==> flow/design.v <==
`timescale 1ns / 1ps
module thresholding(
    input wire clk, reset, enable,
    input wire signed [11 : 0] sig,
    output reg signed [11 : 0] y,
    output reg done,
    output reg [11 : 0] id
    );
parameter N = 2048, W = 13, threshold = 84, MEAN = 958;
localparam IDLE = 1'b0,
           WAIT = 2'b1,
           WORKING = 1'b1;
reg signed [11 : 0] d [0 : W - 1];  
reg signed [11 : 0] th;
reg signed [16 : 0] sum;
reg signed [11 : 0] curr_avg;
wire signed [11 : 0] din_curr_avg;
wire signed [16 : 0] din_sum;
reg state;
wire signed [11 : 0] mean;
wire signed [11 : 0] sig_diff;
assign din_curr_avg = din_sum/W;
assign mean = MEAN;
assign sig_diff = sig - mean;
assign din_sum = (sum + sig_diff - d[W - 1]);
integer i, j;
always @ (posedge clk)
begin
    if(reset) begin
        for(i = 0; i < W; i = i + 1) begin
            d[i] <= 12'b0;
        end
        sum <= 17'b0;
        curr_avg <= 12'b0;
        th <= threshold;
        state <= IDLE;
        done <= 1'b0;
        id <= 12'b0;
    end
    else begin
        case(state)
        IDLE: begin
            if(enable == 1'b1) begin
                state <= WORKING;
                id <= 12'b111111111111;
            end
            done <= 1'b0;
        end
        WORKING: begin
            sum <= din_sum;
            curr_avg <= din_curr_avg;
            for(j = 1; j < W; j = j + 1) begin
                d[j] <= d[j - 1];
            end
            d[0] <= sig_diff;
            if(sig_diff >= th + curr_avg) begin
                y <= sig_diff;
            end
            else begin
                y <= 12'b0;
            end
            done <= 1'b1;
            id = id + 1;
            if(id == 2047)
                state <= IDLE;
        end
        endcase
    end
end
endmodule
* Tool chain data of thresholding
The steps from the RTL of thresholding to its reports follow in flow order.
Lines are those of the file above, counted from 1.
Cell names lack the library's common part.
The mark n/a stands for no value.
- Top module :: thresholding
- Clock input :: clk
- Standard-cell library :: sky130hd
- Library corner :: tt_025C_1v80

* Word-level counts
Counts by Yosys on the flattened word-level netlist (proc, flatten, opt, wreduce). Print and check cells are left out. Cells with the same type and inputs are merged into one.
- Bitwise logic cells :: 2
- Reduce/logical cells :: 1
- Magnitude comparators :: 1
- Muxes and demuxes :: 6
- Shift-type cells :: 0
- Equality and inequality tests :: 2
- Add/subtract/negate cells :: 5
- Div/mod/pow operators :: 1
- $mul :: 0
** Operators by type and width (count)
- divider 17 x 5 -> 32 bit (second input constant) :: 1
- parallel mux 12 bit (select 2 bit) :: 1
- adder 17 x 12 -> 17 bit :: 1
- subtractor 17 x 12 -> 17 bit :: 1
- adder 12 x 1 -> 12 bit (second input constant) :: 1
- subtractor 12 x 11 -> 12 bit (second input constant) :: 1
- equality test 12 x 11 -> 1 bit (second input constant) :: 1
- >= comparator 12 bit :: 1
- adder 8 x 12 -> 12 bit (first input constant) :: 1
- 2-to-1 mux 12 bit :: 1
- parallel mux 1 bit (select 2 bit) :: 2
- NOT 1 bit :: 2
- inequality test 2 bit (second input constant) :: 1
- AND reduction 2 bit :: 1
- 2-to-1 mux 1 bit :: 2
- Bits in registers :: 211
- Input bits :: 15
- Word-level cells :: 37
- Bits in latches :: 0
- Clocked read ports x word width :: 0
- Output and inout bits :: 25
- Memories :: 0
- Memory bits (read-only) :: 0
- Bits in writable memories :: 0

* Longest topological paths
Longest topological path by Yosys (ltp), each cell counted once; first at word level (registers and memories cut), then after technology mapping (sequential cells cut; the memories' decode and read muxes count).
- Depth after elaboration :: 4
- ABC_AREA :: 0
- Depth in mapped cells :: 57
- Mapped depth without buffers :: 50

* Mapped cells and area
Yosys stat after the flow's synthesis: flattened, memories mapped to cells. It holds for the ABC_AREA given above (unset counts as 0); a run with the other value may have another netlist.
Totals and module areas in this step are rounded.
- Cell area after synthesis :: 13300 um^2
- Flip-flop cells :: 211
- Sequential part of the area :: 4340 um^2
- Buffer cells :: 86
- Standard cells after synthesis :: 1533
** Cells by type
- dfxtp_1 :: count 199, total area 3.98E+03 um^2
- mux2i_1 :: count 180, total area 1.8E+03 um^2
- nor2_1 :: count 256, total area 960.922 um^2
- ha_1 :: count 39, total area 487.968 um^2
- edfxtp_1 :: count 12, total area 360.346 um^2
- xnor2_1 :: count 41, total area 359.094 um^2
- fa_1 :: count 16, total area 320.307 um^2
- a211oi_1 :: count 41, total area 307.795 um^2
- inv_1 :: count 75, total area 281.52 um^2
- xor2_1 :: count 31, total area 271.51 um^2
- a21oi_1 :: count 49, total area 245.235 um^2
- nand2_1 :: count 60, total area 225.216 um^2
- nand3_1 :: count 45, total area 225.216 um^2
- o21ai_0 :: count 44, total area 220.211 um^2
- clkbuf_1 :: count 46, total area 172.666 um^2
- nor3_1 :: count 32, total area 160.154 um^2
- o211ai_1 :: count 17, total area 127.622 um^2
- and2_1 :: count 19, total area 118.864 um^2
Other cell types: 91; their cells: 331.

* Path before layout
Source: OpenSTA report_checks on the synthesized netlist (no wires, ideal clock, input and output delay 20% of the period each), path of least setup slack; recovery checks are left aside. Register names are those of the netlist, which keeps one name where synthesis merged equal registers.
- Kind :: in2reg
- Start :: in sig[1]
- End :: reg curr_avg[10]
- Launch time at the first pin :: 2.800 ns
- Library setup time :: 0.128 ns
- Path buffers :: 4
- External input delay :: 2.800 ns
- Clock period :: 14.0 ns
- Stages on the path :: 53
- Arrival time :: 13.711 ns
- Delay of the path :: 11.039 ns
- Slack :: 0.161 ns
- Data required time :: 13.872 ns
- Synthesis period reached :: 13.839 ns
"delay of the path" = arrival - input delay + setup time.
"stages on the path" counts driving pins, that of a launching flip-flop among them; a cell with two outputs on the path counts twice.
"synthesis period reached" is the clock period less the worst setup slack; recovery checks do not enter. This is arithmetic on one report: input and output delays are still those of the set period (20% each).
The rows between start and end are the longest chain of elaborated cells between them; the timing report does not say that the signal goes this way. Where chains are equally long, one stands for them.
Each line given opens the expression or statement behind the cell; cells for indexed reads and writes are added by Yosys, which also makes memories of some case tables.
- Cells stage by stage :: ha_1 a41oi_2 o21bai_1 xor2_2 fa_1 inv_1 ha_1 clkbuf_1 nand2_1 nor4_1 o21ai_0 o31a_1 and3_1 clkbuf_1 a31o_2 a221o_1 a2111oi_2 nor3_1 [17 not listed] ha_1 inv_1 a221oi_1 nor3_1 nor2_1 inv_1 ha_1 nor3_1 mux2i_1 a32oi_2 o21a_1 o21a_2 o2111a_1 ha_1 a31oi_1 xor2_1 mux2i_1 nor2_1
- Cells in the longest elaborated chain :: 4
- Elaborated cells on any way between the ends :: 4
- RTL lines with such cells :: 3
- Classes of those cells :: add/sub (3); div (1)
** RTL lines, path post-synthesis
- start: declaration :: line 4 : input wire signed [11 : 0] sig,
- subtractor 12 x 11 -> 12 bit :: line 24 : assign sig_diff = sig - mean;
- adder 17 x 12 -> 17 bit :: line 25 : assign din_sum = (sum + sig_diff - d[W - 1]);
- subtractor 17 x 12 -> 17 bit :: line 25
- divider 17 x 5 -> 32 bit :: line 22 : assign din_curr_avg = din_sum/W;
- end: assignment :: line 34 : curr_avg <= 12'b0;
- end: assignment :: line 51 : curr_avg <= din_curr_avg;
- end: declaration :: line 16 : reg signed [11 : 0] curr_avg;

* Worst path after layout
From the final timing report of flow run A: the path of least setup slack in the routed layout; clock arrival at registers is part of the times.
- Kind :: in2reg
- Start :: in sig[2]
- End :: reg curr_avg[4]
- External input delay :: 4.32 ns
- Library setup time :: 0.13 ns
- Path buffers :: 4
- Stages on the path :: 53
- Clock period :: 21.6 ns
- Arrival time :: 16.69 ns
- Slack :: 5.29 ns
- Data required time :: 21.98 ns
- Launch time at the first pin :: 4.32 ns
The rows between start and end are the longest chain of elaborated cells between them; the timing report does not say that the signal goes this way. Where chains are equally long, one stands for them.
- Cells stage by stage :: clkdlybuf4s50_1 nand2_1 nor2_2 o21ai_0 xor2_2 fa_1 inv_1 ha_4 a21oi_2 o211ai_1 and2_1 or3_1 a2111oi_4 buf_4 a41o_1 a21oi_4 buf_4 a2111oi_0 [17 not listed] ha_1 inv_1 a221o_1 a21oi_1 nor2_2 inv_1 ha_1 nor3_2 mux2i_1 a32oi_2 o21a_1 o21a_4 o2111a_1 ha_2 a31oi_1 xnor2_1 mux2i_1 nor2_1
- Cells in the longest elaborated chain :: 4
- Elaborated cells on any way between the ends :: 4
- RTL lines with such cells :: 3
- Classes of those cells :: add/sub (3); div (1)
** RTL lines, path post-layout
- start: declaration :: line 4 : input wire signed [11 : 0] sig,
- subtractor 12 x 11 -> 12 bit :: line 24 : assign sig_diff = sig - mean;
- adder 17 x 12 -> 17 bit :: line 25 : assign din_sum = (sum + sig_diff - d[W - 1]);
- subtractor 17 x 12 -> 17 bit :: line 25
- divider 17 x 5 -> 32 bit :: line 22 : assign din_curr_avg = din_sum/W;
- end: assignment :: line 34 : curr_avg <= 12'b0;
- end: assignment :: line 51 : curr_avg <= din_curr_avg;
- end: declaration :: line 16 : reg signed [11 : 0] curr_avg;

==> results <==
Settings and measured results of 3 stored flow runs for module thresholding (sky130hd), not sorted in any way. The constraints put input and output delay at 20% of the set period each and load the outputs with 0.01 pF.
"clock period achieved" = clock period - worst setup slack. The figure is calculated, with input and output delays left at 20% of the set period.
By "critical path time" is meant the share of the clock period that the worst setup path is allowed (20% is reserved at inputs, 20% at outputs), minus its slack. Clock arrival times at its registers enter into it.
The results are shown rounded.

* Flow run A
** Files
==> flow/run.sh <==
#!/bin/bash
# the make line also repeats the synthesis and layout settings of config.mk as NAME=value (left out here)
make -C /OpenROAD-flow-scripts/flow DESIGN_CONFIG=/design/flow/config.mk WORK_HOME=/design/flow/orfs CLKGATE_MAP_FILE= finish
==> flow/config.mk <==
export PLATFORM = sky130hd
export DESIGN_NAME = thresholding
export DESIGN_NICKNAME = thresholding
export VERILOG_FILES = /design/flow/design.v
export SDC_FILE = /design/flow/constraint.sdc
export NUM_CORES = 4
export LEC_CHECK = 0
export CAP_MARGIN = 20
export CELL_PAD_IN_SITES_DETAIL_PLACEMENT = 0
export CORE_MARGIN = 2
export CORE_UTILIZATION = 57
export GPL_TIMING_DRIVEN = 1
export PLACE_DENSITY = 0.91
export SETUP_SLACK_MARGIN = 5.0
export SLEW_MARGIN = 20
export TNS_END_PERCENT = 5
==> flow/constraint.sdc <==
create_clock -name core_clock -period 21.6 [get_ports {clk}]
set_input_delay 4.3200 -clock core_clock [delete_from_list [all_inputs] [get_ports {clk}]]
set_output_delay 4.3200 -clock core_clock [all_outputs]
set_load 0.01 [all_outputs]
** Results
- Standard-cell area after routing :: 15600 um^2
- Die size :: 24600 um^2
- Cell area after synthesis :: 13300 um^2
- Summed negative setup slack :: 0.000 ns
- Setup slack of the worst path :: 5.29 ns
- Worst hold slack in the final report :: 0.494 ns
- Clock period achieved :: 16.311 ns
- Critical path time :: 11.99 ns
- Worst setup path kind :: in2reg
- Final utilization :: 0.683

* Flow run B
** Files
==> flow/run.sh <==
#!/bin/bash
# the make line also repeats the synthesis and layout settings of config.mk as NAME=value (left out here)
make -C /OpenROAD-flow-scripts/flow DESIGN_CONFIG=/design/flow/config.mk WORK_HOME=/design/flow/orfs CLKGATE_MAP_FILE= finish
==> flow/config.mk <==
export PLATFORM = sky130hd
export DESIGN_NAME = thresholding
export DESIGN_NICKNAME = thresholding
export VERILOG_FILES = /design/flow/design.v
export SDC_FILE = /design/flow/constraint.sdc
export NUM_CORES = 4
export LEC_CHECK = 0
export CAP_MARGIN = 35
export CORE_MARGIN = 2
export CORE_UTILIZATION = 26
export CTS_CLUSTER_DIAMETER = 394
export MAX_ROUTING_LAYER = met5
export SETUP_SLACK_MARGIN = 3.58
export SLEW_MARGIN = 20
==> flow/constraint.sdc <==
create_clock -name core_clock -period 20.5 [get_ports {clk}]
set_input_delay 4.1000 -clock core_clock [delete_from_list [all_inputs] [get_ports {clk}]]
set_output_delay 4.1000 -clock core_clock [all_outputs]
set_load 0.01 [all_outputs]
** Results
- Standard-cell area after routing :: 15800 um^2
- Die size :: 53100 um^2
- Cell area after synthesis :: 13300 um^2
- Summed negative setup slack :: 0.000 ns
- Setup slack of the worst path :: 4.09 ns
- Worst hold slack in the final report :: 0.485 ns
- Clock period achieved :: 16.407 ns
- Critical path time :: 12.31 ns
- Worst setup path kind :: in2reg
- Final utilization :: 0.314

* Flow run C
** Files
==> flow/run.sh <==
#!/bin/bash
# the make line also repeats the synthesis and layout settings of config.mk as NAME=value (left out here)
make -C /OpenROAD-flow-scripts/flow DESIGN_CONFIG=/design/flow/config.mk WORK_HOME=/design/flow/orfs CLKGATE_MAP_FILE= finish
==> flow/config.mk <==
export PLATFORM = sky130hd
export DESIGN_NAME = thresholding
export DESIGN_NICKNAME = thresholding
export VERILOG_FILES = /design/flow/design.v
export SDC_FILE = /design/flow/constraint.sdc
export NUM_CORES = 4
export LEC_CHECK = 0
export CAP_MARGIN = 25
export CELL_PAD_IN_SITES_DETAIL_PLACEMENT = 2
export CELL_PAD_IN_SITES_GLOBAL_PLACEMENT = 3
export CORE_ASPECT_RATIO = 1.5
export CORE_MARGIN = 2
export CORE_UTILIZATION = 58
export CTS_CLUSTER_DIAMETER = 192
export GPL_ROUTABILITY_DRIVEN = 1
export GPL_TIMING_DRIVEN = 1
export MAX_ROUTING_LAYER = met5
export MIN_ROUTING_LAYER = met1
export PLACE_DENSITY = 0.64
export SETUP_SLACK_MARGIN = 0.83
export SLEW_MARGIN = 40
export TNS_END_PERCENT = 30
==> flow/constraint.sdc <==
create_clock -name core_clock -period 9.82 [get_ports {clk}]
set_input_delay 1.9640 -clock core_clock [delete_from_list [all_inputs] [get_ports {clk}]]
set_output_delay 1.9640 -clock core_clock [all_outputs]
set_load 0.01 [all_outputs]
** Results
Did not finish, placement stopped with GPL-0301.
